==> flow/design.v <==
module ALUcntrl
(
input [3:0] Opcode,
input [3:0] OpcodeExt_ImmHi,
input [15:0] Reg2Data,
input [3:0] Rsrc_ImmLo,
output reg [3:0] ALUctrl,
output reg [15:0] Rsrc_Imm
);
reg [15:0] signExt, zeroExt, shiftExt;
reg [7:0] Imm;
parameter ADDI = 4'b0101;
parameter SUBI = 4'b1001;
parameter CMPI = 4'b1011;
parameter ANDI = 4'b0001;
parameter ORI = 4'b0010;
parameter XORI = 4'b0011;
parameter MOVI = 4'b1101;
parameter LSH= 4'b1000;
parameter LUI = 4'b1111;
parameter ADD = 4'b0101;
parameter SUB = 4'b1001;
parameter CMP = 4'b1011;
parameter AND = 4'b0001;
parameter OR = 4'b0010;
parameter XOR = 4'b0011;
parameter MOV = 4'b1101;
always@(*) begin
	Rsrc_Imm <= 16'b0;
	Imm <= {OpcodeExt_ImmHi[3:0], Rsrc_ImmLo[3:0]};  
	zeroExt <= {8'b00000000, Imm[7:0]};  
	signExt <= {{8{Imm[7]}}, Imm[7:0]};  
	shiftExt <= {{12{Rsrc_ImmLo[3]}}, Imm[3:0]};  
	case(Opcode) 
		ADDI: begin ALUctrl <= 4'b0101; Rsrc_Imm <= signExt; end
		SUBI: begin ALUctrl <= 4'b1001; Rsrc_Imm <= signExt; end
		CMPI: begin ALUctrl <= 4'b1011; Rsrc_Imm <= signExt; end
		ANDI: begin ALUctrl <= 4'b0001; Rsrc_Imm <= zeroExt; end
		ORI: begin ALUctrl <= 4'b0010; Rsrc_Imm <= zeroExt; end
		XORI: begin ALUctrl <= 4'b0011; Rsrc_Imm <= zeroExt; end
		MOVI: begin ALUctrl <= 4'b1101; Rsrc_Imm <= zeroExt; end
		LSH:
			if(OpcodeExt_ImmHi[2])  
			begin
				ALUctrl <= 4'b0100;
			end
		else if (OpcodeExt_ImmHi[0])
			begin
				ALUctrl <= 4'b0111;  
				Rsrc_Imm <= shiftExt;
			end
		else 
			begin
				ALUctrl <= 4'b0000;  
				Rsrc_Imm <= shiftExt;
			end
		LUI:
		begin
			ALUctrl <= 4'b1111; 
			Rsrc_Imm <= {8'b0, Imm[7:0]};
		end
		default: case(OpcodeExt_ImmHi)  
			ADD: begin ALUctrl <= 4'b0101; Rsrc_Imm <= Reg2Data; end
			SUB: begin ALUctrl <= 4'b1001; Rsrc_Imm <= Reg2Data; end
			CMP: begin ALUctrl <= 4'b1011; Rsrc_Imm <= Reg2Data; end
			AND: begin ALUctrl <= 4'b0001; Rsrc_Imm <= Reg2Data; end
			OR: begin ALUctrl <= 4'b0010; Rsrc_Imm <= Reg2Data; end
			XOR: begin ALUctrl <= 4'b0011; Rsrc_Imm <= Reg2Data; end
			MOV: begin ALUctrl <= 4'b1101; Rsrc_Imm <= Reg2Data; end
			default: begin ALUctrl <= 4'b0000; Rsrc_Imm <= Reg2Data; end 
			endcase
		endcase
	end
endmodule
module ALU (
	input clk,
	input Reset,
	input ALUen,
	input [15:0] Rdest,
	input [15:0] Rsrc,
	input [3:0] alucont,
	output reg [15:0] result,
	output reg [15:0] PSR
);
parameter ADD = 4'b0101;
parameter SUB = 4'b1001;
parameter AND = 4'b0001;
parameter OR = 4'b0010;
parameter XOR = 4'b0011;
parameter LSH = 4'b0100;
parameter LSHI = 4'b0000;
parameter RSHI = 4'b0111;
parameter CMP = 4'b1011;
parameter MOV = 4'b1101;
parameter LUI = 4'b1111;
reg [16:0] temp;   
reg [15:0] PSR_next;  
always @(posedge clk) begin
	if (~Reset) PSR <= 16'b0;
	else PSR <= PSR_next & 16'h00E5;
end
always @(*) begin
	result = 16'b0;
	temp = 17'b0;
	PSR_next = PSR;
	if (ALUen) begin
	case (alucont)
		AND: result = Rdest & Rsrc;  
		OR: result = Rdest | Rsrc;   
		XOR: result = Rdest ^ Rsrc;  
		MOV: result = Rsrc; 		 
		ADD: begin
			temp = Rdest + Rsrc;  
			result = temp[15:0];  
			PSR_next[0] = temp[16];  
			PSR_next[5] = (Rdest[15] == Rsrc[15]) && (result[15] != Rdest[15]);  
		end
		SUB: begin
			temp = Rdest + (~Rsrc + 1);  
			result = temp[15:0];  
			PSR_next[0] = temp[16];  
			PSR_next[5] = (Rdest[15] != Rsrc[15]) && (result[15] != Rdest[15]);  
		end
		LSH: begin
			if (Rsrc == 16'b1111111111111111) begin       
				 result = Rdest >> 1;          				 
			end else if (Rsrc == 16'h0001) begin			 
				 result = Rdest << 1;          				 
			end else begin
				 result = Rdest;               				 
			end
      end
		LSHI:begin
			result = Rdest << Rsrc;  
		end
		RSHI:begin
			result = Rdest >> Rsrc;  
		end
		CMP: begin
			temp = Rdest - Rsrc;	 
		   result = 16'b0;
			PSR_next[6] = (temp[15:0] == 16'b0);    
			PSR_next[7] = temp[16];                 
			PSR_next[2] = (temp[15] == 1'b1);       
		end
		LUI:
			result = (Rsrc << 8) | Rdest[7:0];  
		default: result = 16'b0;  
	endcase
	end
end
endmodule
module mux(
input [15:0] data1, data2,
input select,
output [15:0] dataout
);
assign dataout = select ? data1 : data2;
endmodule
module Controller(
input clk,
input Reset,
input [3:0] OpCode,
input [3:0] OpCodeExt_ImmHi,
input [3:0] RSource_ImmLo,     
output reg AluEn,
output reg MemMuxEn,
output reg RegFileEn,
output reg MemWriteEn,
output reg PCEn,
output reg InstrEn,
output reg PCRead,
output reg PCWrite
);
reg [3:0] state;
reg [3:0] NS;
parameter FETCH = 4'b0000;
parameter DECODE = 4'b0001;
parameter MEMEX = 4'b0010;  
parameter ALUEX = 4'b0011;  
parameter REGWB = 4'b0111;
parameter MEMWB = 4'b0100;
parameter JEX = 4'b0101;
parameter JEXWB = 4'b1000;
parameter PCUPDATE = 4'b1111;
parameter MEMTYPE = 4'b0100;
parameter BranchTYPE = 4'b1100;
always @(posedge clk) begin
	if(~Reset)
	begin
	state <= FETCH;
	end
	else state <= NS;
end
always @(*) begin
	NS <= FETCH;
	case(state)
		FETCH:NS<= DECODE;
		DECODE:begin
			case(OpCode)
				MEMTYPE:begin
					if(OpCodeExt_ImmHi == 4'b0000 || OpCodeExt_ImmHi == 4'b0100)begin
					NS <= MEMEX;  
					end
					if(OpCodeExt_ImmHi == 4'b1100 || OpCodeExt_ImmHi == 4'b1000 || OpCodeExt_ImmHi == 4'b1111)begin
					NS <= JEX;  
					end
				end
				BranchTYPE: NS <= JEX;
				default: NS <= ALUEX;
				endcase
		end
		MEMEX:NS <= MEMWB;
		ALUEX:NS <= REGWB;
		REGWB: NS <= JEX;
		MEMWB: NS <= JEX;
		JEX: NS <= JEXWB;
		JEXWB: NS <= PCUPDATE;
		PCUPDATE: NS <= FETCH;
		default:NS <= FETCH;
	endcase
		if(~Reset)
		begin
			NS <= FETCH;
		end
end
always @(*) begin
	AluEn <= 0;
	MemMuxEn <= 0;
	RegFileEn <= 0;
	PCEn <= 0;
	MemWriteEn <= 0;
	InstrEn <= 0;
	PCRead <= 0;
	PCWrite <= 0;
	case(state)
		FETCH:begin
			AluEn <= 0;
			MemMuxEn <= 0;
			RegFileEn <= 0;
			PCEn <= 0;
			MemWriteEn <= 0;
			InstrEn <= 1;
			PCRead <= 1;
			PCWrite <= 0;
		end
		DECODE:begin
		end
		MEMEX: begin
		MemMuxEn <= 1;
		end
		ALUEX:AluEn <= 1;
		MEMWB:begin
			if(OpCode == 4'b0100 && OpCodeExt_ImmHi == 4'b0100) begin
				MemWriteEn <=1;
				RegFileEn <= 0;
			end
			else if(OpCode == 4'b0100 && OpCodeExt_ImmHi == 4'b0000)begin
				MemMuxEn <= 1;
				RegFileEn <= 1;
			end
			else
			RegFileEn <=1;
		end
		REGWB: begin
		if((OpCode == 4'b0000 && OpCodeExt_ImmHi == 4'b1011)||(OpCode == 4'b1011 || (OpCode == 4'b0100 && OpCodeExt_ImmHi == 4'b0100))) RegFileEn <=0;
		else RegFileEn <=1;
		AluEn <= 1;
		end
		JEX: begin
			PCEn <= 1;
		end
		JEXWB: begin
			PCWrite <=1;
			MemWriteEn <= 1;
		end
		PCUPDATE: begin
			PCRead <= 1;
		end
		default: RegFileEn <=0;
		endcase
end
endmodule
module InstrReg(
input clk,
input En,
input [15:0] instruction,
output reg[3:0] opcode,
output reg[3:0] opcodeExt_ImmHi,
output reg[3:0] Rdest,
output reg[3:0] Rsrc_ImmLo
);
always @(posedge clk)
	if(En)begin
		opcode <= instruction[15:12];  
		Rdest <= instruction[11:8];	 
		opcodeExt_ImmHi <= instruction[7:4];	 
		Rsrc_ImmLo <= instruction[3:0];  
	end
endmodule
module PCControl(
input clk, PCen, Reset,
input [15:0] PSR,             
input [15:0] RegData,
input [3:0] dispLo,           
input [3:0] OpcodeExt_dispHi,
input [3:0] CondRlink,        
input [3:0] Opcode,           
output reg [15:0]PC           
);
reg [3:0] RlinkIndex;
reg [15:0] Rlink [7:0];
parameter JUMP = 4'b0100;
parameter BCOND = 4'b1100;
parameter EQ = 4'b0000;  
parameter NE = 4'b0001;  
parameter GE = 4'b1101;  
parameter CS = 4'b0010;  
parameter CC = 4'b0011;  
parameter HI = 4'b0100;  
parameter LS = 4'b0101;  
parameter LO = 4'b1010;  
parameter HS = 4'b1011;  
parameter GT = 4'b0110;  
parameter LE = 4'b0111;  
parameter FS = 4'b1000;  
parameter FC = 4'b1001;  
parameter LT = 4'b1100;  
parameter UC = 4'b1110;  
parameter JAL = 4'b1000;  
parameter JCOND = 4'b1100;  
parameter RET = 4'b1111;  
always @(posedge clk) begin
if(~Reset) begin
	PC <= 16'h0;
	RlinkIndex <= 4'd0;
end
else if(PCen)begin
    case (Opcode)
        JUMP: begin
            case (OpcodeExt_dispHi)
                JAL: begin
						  if (RlinkIndex < 8) begin
								Rlink[RlinkIndex] <= PC + 1'b1;
								RlinkIndex <= RlinkIndex + 1'b1;
							end
                    PC <= RegData;
                end
                JCOND: begin
                    case (CondRlink)
                        EQ: PC <= PSR[6] ? RegData : PC + 1'b1;   
                        NE: PC <= ~PSR[6] ? RegData : PC + 1'b1;  
                        GE: PC <= (PSR[7] | PSR[6]) ? RegData : PC + 1'b1;  
                        CS: PC <= PSR[0] ? RegData : PC + 1'b1;  
                        CC: PC <= ~PSR[0] ? RegData : PC + 1'b1;  
                        HI: PC <= PSR[2] ? RegData : PC + 1'b1;  
                        LS: PC <= ~PSR[2] ? RegData : PC + 1'b1;  
                        LO: PC <= (~PSR[2] & ~PSR[6]) ? RegData : PC + 1'b1;  
                        HS: PC <= (PSR[2] | PSR[6]) ? RegData : PC + 1'b1;  
                        GT: PC <= PSR[7] ? RegData : PC + 1'b1;  
                        LE: PC <= ~PSR[7] ? RegData : PC + 1'b1;  
                        FS: PC <= PSR[5] ? RegData : PC + 1'b1;  
                        FC: PC <= ~PSR[5] ? RegData : PC + 1'b1;  
                        LT: PC <= (~PSR[7] & ~PSR[6]) ? RegData : PC + 1'b1;  
                        UC: PC <= RegData;  
                        default: PC <= PC + 1'b1;  
                    endcase
                end
                RET: begin
					 if(RlinkIndex >0) begin
							RlinkIndex <= RlinkIndex - 1;
                    PC <= Rlink[RlinkIndex - 1];
                end else begin
						 PC <= PC +1;
						 end
					 end
                default: PC <= PC + 1'b1;  
            endcase
        end
        BCOND: begin
            case (CondRlink)
                EQ: PC <= PSR[6] ? PC + {{8{OpcodeExt_dispHi[3]}},OpcodeExt_dispHi[3:0], dispLo[3:0]} : PC + 1'b1;   
                NE: PC <= ~PSR[6] ? PC + {{8{OpcodeExt_dispHi[3]}},OpcodeExt_dispHi[3:0], dispLo[3:0]} : PC + 1'b1;  
                GE: PC <= (PSR[7] | PSR[6]) ? PC + {{8{OpcodeExt_dispHi[3]}},OpcodeExt_dispHi[3:0], dispLo[3:0]} : PC + 1'b1;  
                CS: PC <= PSR[0] ? PC + {{8{OpcodeExt_dispHi[3]}},OpcodeExt_dispHi[3:0], dispLo[3:0]} : PC + 1'b1;  
                CC: PC <= ~PSR[0] ? PC + {{8{OpcodeExt_dispHi[3]}},OpcodeExt_dispHi[3:0], dispLo[3:0]} : PC + 1'b1;  
                HI: PC <= PSR[2] ? PC + {{8{OpcodeExt_dispHi[3]}},OpcodeExt_dispHi[3:0], dispLo[3:0]} : PC + 1'b1;  
                LS: PC <= ~PSR[2] ? PC + {{8{OpcodeExt_dispHi[3]}},OpcodeExt_dispHi[3:0], dispLo[3:0]} : PC + 1'b1;  
                LO: PC <= (~PSR[2] & ~PSR[6]) ? PC + {{8{OpcodeExt_dispHi[3]}},OpcodeExt_dispHi[3:0], dispLo[3:0]} : PC + 1'b1;  
                HS: PC <= (PSR[2] | PSR[6]) ? PC + {{8{OpcodeExt_dispHi[3]}},OpcodeExt_dispHi[3:0], dispLo[3:0]} : PC + 1'b1;  
                GT: PC <= PSR[7] ? PC + {{8{OpcodeExt_dispHi[3]}},OpcodeExt_dispHi[3:0], dispLo[3:0]} : PC + 1'b1;  
                LE: PC <= ~PSR[7] ? PC + {{8{OpcodeExt_dispHi[3]}},OpcodeExt_dispHi[3:0], dispLo[3:0]} : PC + 1'b1;  
                FS: PC <= PSR[5] ? PC + {{8{OpcodeExt_dispHi[3]}},OpcodeExt_dispHi[3:0], dispLo[3:0]} : PC + 1'b1;  
                FC: PC <= ~PSR[5] ? PC + {{8{OpcodeExt_dispHi[3]}},OpcodeExt_dispHi[3:0], dispLo[3:0]} : PC + 1'b1;  
                LT: PC <= (~PSR[7] & ~PSR[6]) ? PC + {{8{OpcodeExt_dispHi[3]}},OpcodeExt_dispHi[3:0], dispLo[3:0]} : PC + 1'b1;  
                UC: PC <= PC + {{8{OpcodeExt_dispHi[3]}},OpcodeExt_dispHi[3:0], dispLo[3:0]};  
                default: PC <= PC + 1'b1;  
            endcase
        end
        default: PC <= PC + 1'b1;  
    endcase
	 end
end
endmodule
module RegFile (
	 input Reset,
    input clk,                     
    input En,                      
    input [3:0] read_addr,         
    input [3:0] readwrite_addr,    
    input [15:0] write_data,       
    output [15:0] read_data1,      
    output [15:0] read_data2       
);
	reg [15:0] registers [15:0];
	integer i;  
always @(posedge clk) begin
        if (!Reset) begin
            for (i = 0; i < 16; i = i + 1) begin
		    registers[i] <= 16'h0000;  
            end
        end 
	else if (En) begin  
            registers[readwrite_addr] <= write_data;  
        end
		  end
 assign read_data2 = registers[read_addr];  
 assign read_data1 = registers[readwrite_addr];  
endmodule
module CPUCore(
input clk,
input Reset,
output wire [15:0] mem_addr,
output wire        mem_we,
output wire [15:0] mem_wdata,
input  wire [15:0] mem_rdata
);
wire[3:0] OpCodeExt_ImmHi;
wire[3:0] OpCode;
wire[3:0] Rdest;
wire[3:0] Rsrc_ImmLo;
wire AluEn;
wire MemMuxEn;
wire RegFileEn;
wire MemWriteEn;
wire PCEn;
wire InstrEn;
wire PCRead;
wire PCWrite;
wire [15:0] PC;
wire[15:0] read_data1;  
wire[15:0] read_data2;
wire [15:0] MemData;
wire [15:0] Rsrc_ImmData;
wire [15:0] ALUResult;
wire [15:0] PSR;
wire [3:0]alucont;
wire [15:0] Mem_a1;
wire [15:0] MemAddr;
wire [15:0] AluMuxOut;
wire [15:0] MemDataFromMux;
assign MemData   = mem_rdata;
assign mem_addr  = MemAddr;
assign mem_we    = MemWriteEn;
assign mem_wdata = MemDataFromMux;
InstrReg InstrReg(
.clk(clk),
.En(InstrEn),
.instruction(MemData),
.opcode(OpCode),
.opcodeExt_ImmHi(OpCodeExt_ImmHi),
.Rdest(Rdest),
.Rsrc_ImmLo(Rsrc_ImmLo)
);
Controller Controller(
	.clk(clk),
	.Reset(Reset),
	.OpCode(OpCode),
	.OpCodeExt_ImmHi(OpCodeExt_ImmHi),
	.RSource_ImmLo(Rsrc_ImmLo),
	.AluEn(AluEn),
	.MemMuxEn(MemMuxEn),
	.RegFileEn(RegFileEn),
	.PCEn(PCEn),
	.PCRead(PCRead),
	.PCWrite(PCWrite),
	.MemWriteEn(MemWriteEn),
	.InstrEn(InstrEn)
);
PCControl PCControl(
	.Reset(Reset),
	.clk(clk),
	.PSR(PSR),
	.PCen(PCEn),
	.RegData(read_data2),
	.dispLo(Rsrc_ImmLo),   
	.OpcodeExt_dispHi(OpCodeExt_ImmHi),
	.CondRlink(Rdest),
	.Opcode(OpCode),  
	.PC(PC)  
);
RegFile RegFile (
	 .Reset(Reset),
    .clk(clk),                 
    .En(RegFileEn),                  
    .read_addr(Rsrc_ImmLo),  
    .readwrite_addr(Rdest),    
    .write_data(AluMuxOut),   
    .read_data1(read_data1),  
    .read_data2(read_data2)   
);
ALUcntrl ALUcntrl
(
	.Opcode(OpCode),
	.OpcodeExt_ImmHi(OpCodeExt_ImmHi),
	.Reg2Data(read_data2),
	.Rsrc_ImmLo(Rsrc_ImmLo),
	.ALUctrl(alucont),
	.Rsrc_Imm(Rsrc_ImmData)
);
ALU ALU (
	.clk(clk),
	.Reset(Reset),
	.ALUen(AluEn),
	.Rdest(read_data1),
	.Rsrc(Rsrc_ImmData),
	.alucont(alucont),
	.result(ALUResult),
	.PSR(PSR)
);
mux muxALu(
.select(MemMuxEn),
.data1(MemData),
.data2(ALUResult),
.dataout(AluMuxOut)
);
mux muxMEM1(
.select(PCWrite),
.data1(16'h8000),
.data2(read_data2),  
.dataout(Mem_a1)
);
mux muxMEM2(
.select(PCRead),
.data1(PC),
.data2(Mem_a1),
.dataout(MemAddr)
);
mux muxMEMdata(
.select(PCWrite),
.data1(PC),
.data2(read_data1),
.dataout(MemDataFromMux)
);
endmodule
Ticket comment

From RTL to reports: CPUCore
Module CPUCore before and after one edit of its RTL, step after step.
Lines under "orig" count in the file above, lines under "edited" in the edited file.
"diff": "edited" minus "orig" as printed here. "rel_change_pct": 100 x difference / "orig".
Cell names lack the library's common part.
{ "design": {"top_module": "CPUCore", "clock": "clk", "lib": "sky130hd", "pvt_corner": "tt_025C_1v80"} }

The edit
Unified diff, file above to edited file.
The edit is scripted: it alters the design's behaviour and was not made to optimise anything.
begin of diff
@@ -378,24 +378,4 @@
             endcase
         end
-        BCOND: begin
-            case (CondRlink)
-                EQ: PC <= PSR[6] ? PC + {{8{OpcodeExt_dispHi[3]}},OpcodeExt_dispHi[3:0], dispLo[3:0]} : PC + 1'b1;   
-                NE: PC <= ~PSR[6] ? PC + {{8{OpcodeExt_dispHi[3]}},OpcodeExt_dispHi[3:0], dispLo[3:0]} : PC + 1'b1;  
-                GE: PC <= (PSR[7] | PSR[6]) ? PC + {{8{OpcodeExt_dispHi[3]}},OpcodeExt_dispHi[3:0], dispLo[3:0]} : PC + 1'b1;  
-                CS: PC <= PSR[0] ? PC + {{8{OpcodeExt_dispHi[3]}},OpcodeExt_dispHi[3:0], dispLo[3:0]} : PC + 1'b1;  
-                CC: PC <= ~PSR[0] ? PC + {{8{OpcodeExt_dispHi[3]}},OpcodeExt_dispHi[3:0], dispLo[3:0]} : PC + 1'b1;  
-                HI: PC <= PSR[2] ? PC + {{8{OpcodeExt_dispHi[3]}},OpcodeExt_dispHi[3:0], dispLo[3:0]} : PC + 1'b1;  
-                LS: PC <= ~PSR[2] ? PC + {{8{OpcodeExt_dispHi[3]}},OpcodeExt_dispHi[3:0], dispLo[3:0]} : PC + 1'b1;  
-                LO: PC <= (~PSR[2] & ~PSR[6]) ? PC + {{8{OpcodeExt_dispHi[3]}},OpcodeExt_dispHi[3:0], dispLo[3:0]} : PC + 1'b1;  
-                HS: PC <= (PSR[2] | PSR[6]) ? PC + {{8{OpcodeExt_dispHi[3]}},OpcodeExt_dispHi[3:0], dispLo[3:0]} : PC + 1'b1;  
-                GT: PC <= PSR[7] ? PC + {{8{OpcodeExt_dispHi[3]}},OpcodeExt_dispHi[3:0], dispLo[3:0]} : PC + 1'b1;  
-                LE: PC <= ~PSR[7] ? PC + {{8{OpcodeExt_dispHi[3]}},OpcodeExt_dispHi[3:0], dispLo[3:0]} : PC + 1'b1;  
-                FS: PC <= PSR[5] ? PC + {{8{OpcodeExt_dispHi[3]}},OpcodeExt_dispHi[3:0], dispLo[3:0]} : PC + 1'b1;  
-                FC: PC <= ~PSR[5] ? PC + {{8{OpcodeExt_dispHi[3]}},OpcodeExt_dispHi[3:0], dispLo[3:0]} : PC + 1'b1;  
-                LT: PC <= (~PSR[7] & ~PSR[6]) ? PC + {{8{OpcodeExt_dispHi[3]}},OpcodeExt_dispHi[3:0], dispLo[3:0]} : PC + 1'b1;  
-                UC: PC <= PC + {{8{OpcodeExt_dispHi[3]}},OpcodeExt_dispHi[3:0], dispLo[3:0]};  
-                default: PC <= PC + 1'b1;  
-            endcase
-        end
         default: PC <= PC + 1'b1;  
     endcase
end of diff

Word level
Source: Yosys, flattened and elaborated, memories not mapped. Widths are those after wreduce. Print and check cells do not count.
Memory sizes are those after Yosys's memory passes, which may raise the word count (mostly to a power of two), join words into wider ones and drop unused or constant bits.
{ "word_totals": {"columns": ["element", "orig", "edited", "diff", "rel_change_pct"], "rows": [
  ["reg_bits", 45, 45, 0, 0.00],
  ["ram_bits", 384, 384, 0, 0.00],
  ["mem_count", 2, 2, 0, 0.00],
  ["input_bits", 18, 18, 0, 0.00],
  ["out_inout_bits", 33, 33, 0, 0.00],
  ["wordCells", 217, 201, -16, -7.37]
]} }
{ "classes": {"columns": ["element", "orig", "edited", "diff", "rel_change_pct"], "rows": [
  ["addsub", 9, 8, -1, -11.11],
  ["compare", 2, 2, 0, 0.00],
  ["equal", 62, 62, 0, 0.00],
  ["shift", 2, 2, 0, 0.00],
  ["mux", 93, 78, -15, -16.13],
  ["logic", 12, 12, 0, 0.00],
  ["reduce_logical", 26, 26, 0, 0.00]
]} }
{ "ops": {"columns": ["op", "orig", "edited", "diff", "rel_change_pct"], "rows": [
  ["16-bit two-way mux", 44, 31, -13, -29.55],
  ["16-bit parallel mux with 15-bit select", 2, 1, -1, -50.00],
  ["16-bit adder", 1, 0, -1, -100.00],
  ["16-bit parallel mux with 2-bit select", 1, 0, -1, -100.00]
]} }
Operator kinds equal on both sides are left out: 48.

Logic depth
Depth = most cells in a row (Yosys ltp): at word level without a register or memory, in the mapped netlist without a sequential cell, where the memories' decode and read muxes count.
{ "depth": {"columns": ["element", "orig", "edited", "diff", "rel_change_pct"], "rows": [
  ["word_depth", 11, 11, 0, 0.00],
  ["abc_area", "0", "0", null, null],
  ["mapped_depth", 26, 24, -2, -7.69],
  ["mapped_depth_nobuf", 17, 18, 1, 5.88]
]} }

Mapped cells and area
The flow's flattened synthesis, as Yosys stat reports it; memories are mapped. The netlist is that of the ABC_AREA named above (0 if unset); the other value can give another one.
{ "types": {"columns": ["type", "orig", "edited", "diff", "rel_change_pct"], "rows": [
  ["a21oi_1", 186, 92, -94, -50.54],
  ["nand2_1", 262, 187, -75, -28.63],
  ["nor3_1", 104, 39, -65, -62.50],
  ["nor2_1", 376, 325, -51, -13.56],
  ["o21ai_0", 171, 123, -48, -28.07],
  ["clkbuf_1", 149, 113, -36, -24.16],
  ["mux2i_1", 78, 46, -32, -41.03],
  ["nor4_1", 35, 11, -24, -68.57],
  ["nand3_1", 68, 88, 20, 29.41],
  ["o211ai_1", 40, 20, -20, -50.00],
  ["a211oi_1", 22, 42, 20, 90.91],
  ["a31oi_1", 28, 10, -18, -64.29],
  ["nand4_1", 36, 19, -17, -47.22],
  ["buf_1", 28, 11, -17, -60.71],
  ["buf_4", 22, 6, -16, -72.73],
  ["ha_1", 56, 41, -15, -26.79],
  ["a221oi_1", 23, 8, -15, -65.22],
  ["nor3b_1", 22, 37, 15, 68.18]
]} }
Cell types equal on both sides are left out: 14.
The list need not be complete.
{ "mapped": {"columns": ["element", "orig", "edited", "diff", "rel_change_pct"], "rows": [
  ["mapped_cells", 3039, 2411, -628, -20.66],
  ["area_um2", 31353.8, 27380.0, -3973.8, -12.67],
  ["sequential_area_um2", 12852.3, 12852.3, 0.0, 0.00],
  ["ffs", 442, 442, 0, 0.00],
  ["buffers", 257, 184, -73, -28.40]
]} }
By module: a second synthesis without flattening, with its own total; a netlist apart from the flattened one above.
{ "hier_totals": {"columns": ["element", "orig", "edited", "diff", "rel_change_pct"], "rows": [
  ["cells_unflattened", 2826, 2370, -456, -16.14],
  ["hier_area_um2", 31458.9, 28467.3, -2991.6, -9.51]
]} }
Rows give one instance, submodules left out.
{ "modules_orig": {"columns": ["mod", "n_inst", "cells", "area_um2", "seq_area_um2"], "rows": [
  ["RegFile", 1, 861, 13665.6, 7687.4],
  ["PCControl", 1, 1044, 10555.1, 4244.1],
  ["ALU", 1, 729, 4870.9, 100.1],
  ["mux", 4, 18, 249.0, 0.0],
  ["ALUcntrl", 1, 62, 493.0, 0.0],
  ["InstrReg", 1, 16, 480.5, 480.5],
  ["Controller", 1, 40, 390.4, 180.2],
  ["CPUCore", 1, 2, 7.5, 0.0]
]} }
{ "modules_edited": {"columns": ["mod", "n_inst", "cells", "area_um2", "seq_area_um2"], "rows": [
  ["RegFile", 1, 861, 13668.1, 7687.4],
  ["PCControl", 1, 575, 7454.6, 4244.1],
  ["ALU", 1, 742, 4977.3, 100.1],
  ["mux", 4, 18, 249.0, 0.0],
  ["ALUcntrl", 1, 62, 493.0, 0.0],
  ["InstrReg", 1, 16, 480.5, 480.5],
  ["Controller", 1, 40, 390.4, 180.2],
  ["CPUCore", 1, 2, 7.5, 0.0]
]} }

Timing after synthesis
OpenSTA on the mapped netlist: ideal clock, no wires. The path of least setup slack (recovery checks aside). Input and output delay are each 20% of the period. Register names are those of the netlist, which keeps one name where synthesis merged equal registers.
{ "synth_path": {"columns": ["element", "orig", "edited", "diff", "rel_change_pct"], "rows": [
  ["path_kind", "flip-flop to flip-flop", "flip-flop to flip-flop", null, null],
  ["startpoint", "reg (name not given)", "reg (name not given)", null, null],
  ["endpoint", "mem RegFile.registers[0][12]", "mem RegFile.registers[0][8]", null, null],
  ["tclk_ns", 8.0, 8.0, 0.0, 0.00],
  ["setup_ns", 0.267, 0.267, 0.000, null],
  ["t_first_pin_ns", 0.000, 0.000, 0.000, null],
  ["t_arrival_ns", 5.555, 4.985, -0.570, -10.26],
  ["required_ns", 7.733, 7.733, 0.000, 0.00],
  ["slack_ns", 2.178, 2.748, 0.570, null],
  ["path_delay_ns", 5.822, 5.252, -0.570, -9.79],
  ["driving_pins", 25, 25, 0, 0.00],
  ["path_buffers", 8, 7, -1, -12.50],
  ["period_less_setup_slack_ns", 5.822, 5.252, -0.570, -9.79]
]} }
"path_delay_ns" is the arrival time less input delay plus setup time.
"driving_pins" counts driving pins, that of a launching flip-flop among them; a cell with two outputs on the path counts twice.
"period_less_setup_slack_ns" is the clock period less the worst setup slack; recovery checks do not enter. This is arithmetic on one report: input and output delays are still those of the set period (20% each).
{ "synth_via_orig": {"cell_sequence": "dfxtp_1 > buf_6 > buf_8 > buf_4 > mux4_2 > mux4_2 > a22o_1 > buf_6 > buf_2 > buf_2 > buf_2 > ha_1 > fa_1 > a21oi_1 > o21bai_1 > a21o_1 > a21oi_1 > o21bai_1 > a211o_1 > a21oi_1 > xor2_1 > o21ai_0 > a2111oi_4 > buf_4 > nor3_1"} }
{ "synth_rtl_orig": {"columns": ["element", "line_no", "text"], "rows": [
  ["end, declared", 415, "reg [15:0] registers [15:0];"]
]} }
orig: No chain of elaborated cells between the ends is given.
{ "synth_via_edited": {"cell_sequence": "dfxtp_1 > buf_2 > buf_6 > buf_6 > nand2b_1 > a2bb2oi_1 > or4b_4 > nand3_2 > inv_1 > clkbuf_1 > clkbuf_1 > buf_1 > fa_1 > nor2b_1 > o21ai_0 > a21boi_0 > o21ai_0 > a21boi_0 > o21ai_0 > a31o_2 > a2111oi_0 > nand2_1 > o41ai_4 > buf_2 > nor2_1"} }
{ "synth_rtl_edited": {"columns": ["element", "line_no", "text"], "rows": [
  ["end, declared", 395, "reg [15:0] registers [15:0];"]
]} }
edited: No chain of elaborated cells between the ends is given.

Worst path after layout
Path of least setup slack in the final report of the runs of pair A (OpenROAD, finished layout, wires in). Where an end is a register, its clock arrival counts in the times.
{ "layout_path": {"columns": ["element", "orig", "edited", "diff", "rel_change_pct"], "rows": [
  ["path_kind", "flip-flop to flip-flop", "flip-flop to flip-flop", null, null],
  ["startpoint", "reg (name not given)", "reg (name not given)", null, null],
  ["endpoint", "reg ALU.PSR[6]", "mem RegFile.registers[5][8]", null, null],
  ["tclk_ns", 8.0, 8.0, 0.0, 0.00],
  ["setup_ns", 0.16, 0.29, 0.13, null],
  ["t_first_pin_ns", 0.59, 0.60, 0.01, 1.69],
  ["t_arrival_ns", 7.07, 6.98, -0.09, -1.27],
  ["required_ns", 8.43, 8.32, -0.11, -1.30],
  ["slack_ns", 1.35, 1.35, 0.00, null],
  ["driving_pins", 14, 20, 6, 42.86],
  ["path_buffers", 1, 1, 0, 0.00]
]} }
{ "layout_via_orig": {"cell_sequence": "dfxtp_4 > buf_4 > mux4_2 > mux4_2 > a21o_1 > ha_1 > inv_1 > a21oi_1 > a21oi_1 > o221a_2 > a311oi_1 > xnor2_1 > or4b_1 > o31ai_1"} }
{ "layout_rtl_orig": {"columns": ["element", "line_no", "text"], "rows": [
  ["end, assigned", 99, "if (~Reset) PSR <= 16'b0;"],
  ["end, assigned", 100, "else PSR <= PSR_next & 16'h00E5;"],
  ["end, declared", 83, "output reg [15:0] PSR"]
]} }
orig: No chain of elaborated cells between the ends is given.
{ "layout_via_edited": {"cell_sequence": "dfxtp_4 > mux4_2 > mux4_2 > nand2_2 > nand2_2 > ha_1 > inv_1 > fa_1 > nor2b_1 > o21ai_0 > a21boi_0 > o21ai_0 > a21boi_0 > o21ai_0 > a211oi_1 > a2111oi_0 > nand2_1 > o41ai_4 > buf_4 > nor2_1"} }
{ "layout_rtl_edited": {"columns": ["element", "line_no", "text"], "rows": [
  ["end, declared", 395, "reg [15:0] registers [15:0];"]
]} }
edited: No chain of elaborated cells between the ends is given.

Flow runs
Runs of the flow (Yosys, OpenROAD) on both versions; the two runs of a pair have the same settings. The constraints put input and output delay at 20% of the set period each and load the outputs with 0.01 pF.
{ "settings_pair_A": {"CORE_UTILIZATION": 40, "PLACE_DENSITY": 0.6, "period_ns": 8.0, "CAP_MARGIN": 20, "CORE_MARGIN": 2, "SLEW_MARGIN": 20} }
{ "results_pair_A": {"columns": ["element", "orig", "edited", "diff", "rel_change_pct"], "rows": [
  ["synthesis_area_um2", 31353.8, 27380.0, -3973.8, -12.67],
  ["die_um2", 80639.0, 70559.3, -10079.7, -12.50],
  ["final_cell_area_um2", 34838.4, 30389.1, -4449.3, -12.77],
  ["utilization_pct", 45.0, 45.0, 0.0, null],
  ["setup_ws_ns", 1.353, 1.346, -0.007, null],
  ["tns_setup_ns", 0.000, 0.000, 0.000, null],
  ["ws_hold_ns", 0.470, 0.446, -0.024, null],
  ["total_power_w", 0.007079, 0.006752, -0.000327, -4.62],
  ["achieved_period_ns", 6.647, 6.654, 0.007, 0.11]
]} }
{ "settings_pair_B": {"ABC_AREA": 1, "CELL_PAD_IN_SITES_DETAIL_PLACEMENT": 0, "CELL_PAD_IN_SITES_GLOBAL_PLACEMENT": 0, "CORE_UTILIZATION": 52, "CTS_CLUSTER_SIZE": 85, "GPL_ROUTABILITY_DRIVEN": 1, "MIN_ROUTING_LAYER": "met1", "SETUP_SLACK_MARGIN": 0.34, "TNS_END_PERCENT": 50, "period_ns": 8.16, "CAP_MARGIN": 20, "CORE_MARGIN": 2, "SLEW_MARGIN": 20} }
{ "results_pair_B": {"columns": ["element", "orig", "edited", "diff", "rel_change_pct"], "rows": [
  ["synthesis_area_um2", 35276.3, 28878.9, -6397.4, -18.14],
  ["die_um2", 69939.1, 57436.9, -12502.2, -17.88],
  ["final_cell_area_um2", 37624.8, 31202.4, -6422.4, -17.07],
  ["utilization_pct", 56.0, 56.7, 0.7, null],
  ["setup_ws_ns", 1.625, 2.194, 0.569, null],
  ["tns_setup_ns", 0.000, 0.000, 0.000, null],
  ["ws_hold_ns", 0.422, 0.415, -0.007, null],
  ["total_power_w", 0.006886, 0.006546, -0.000340, -4.94],
  ["achieved_period_ns", 6.535, 5.966, -0.569, -8.71]
]} }
"achieved_period_ns" = clock period - worst setup slack. The figure is calculated, with input and output delays left at 20% of the set period.
"total_power_w": no workload was simulated; the value follows from the tool's default switching activity.
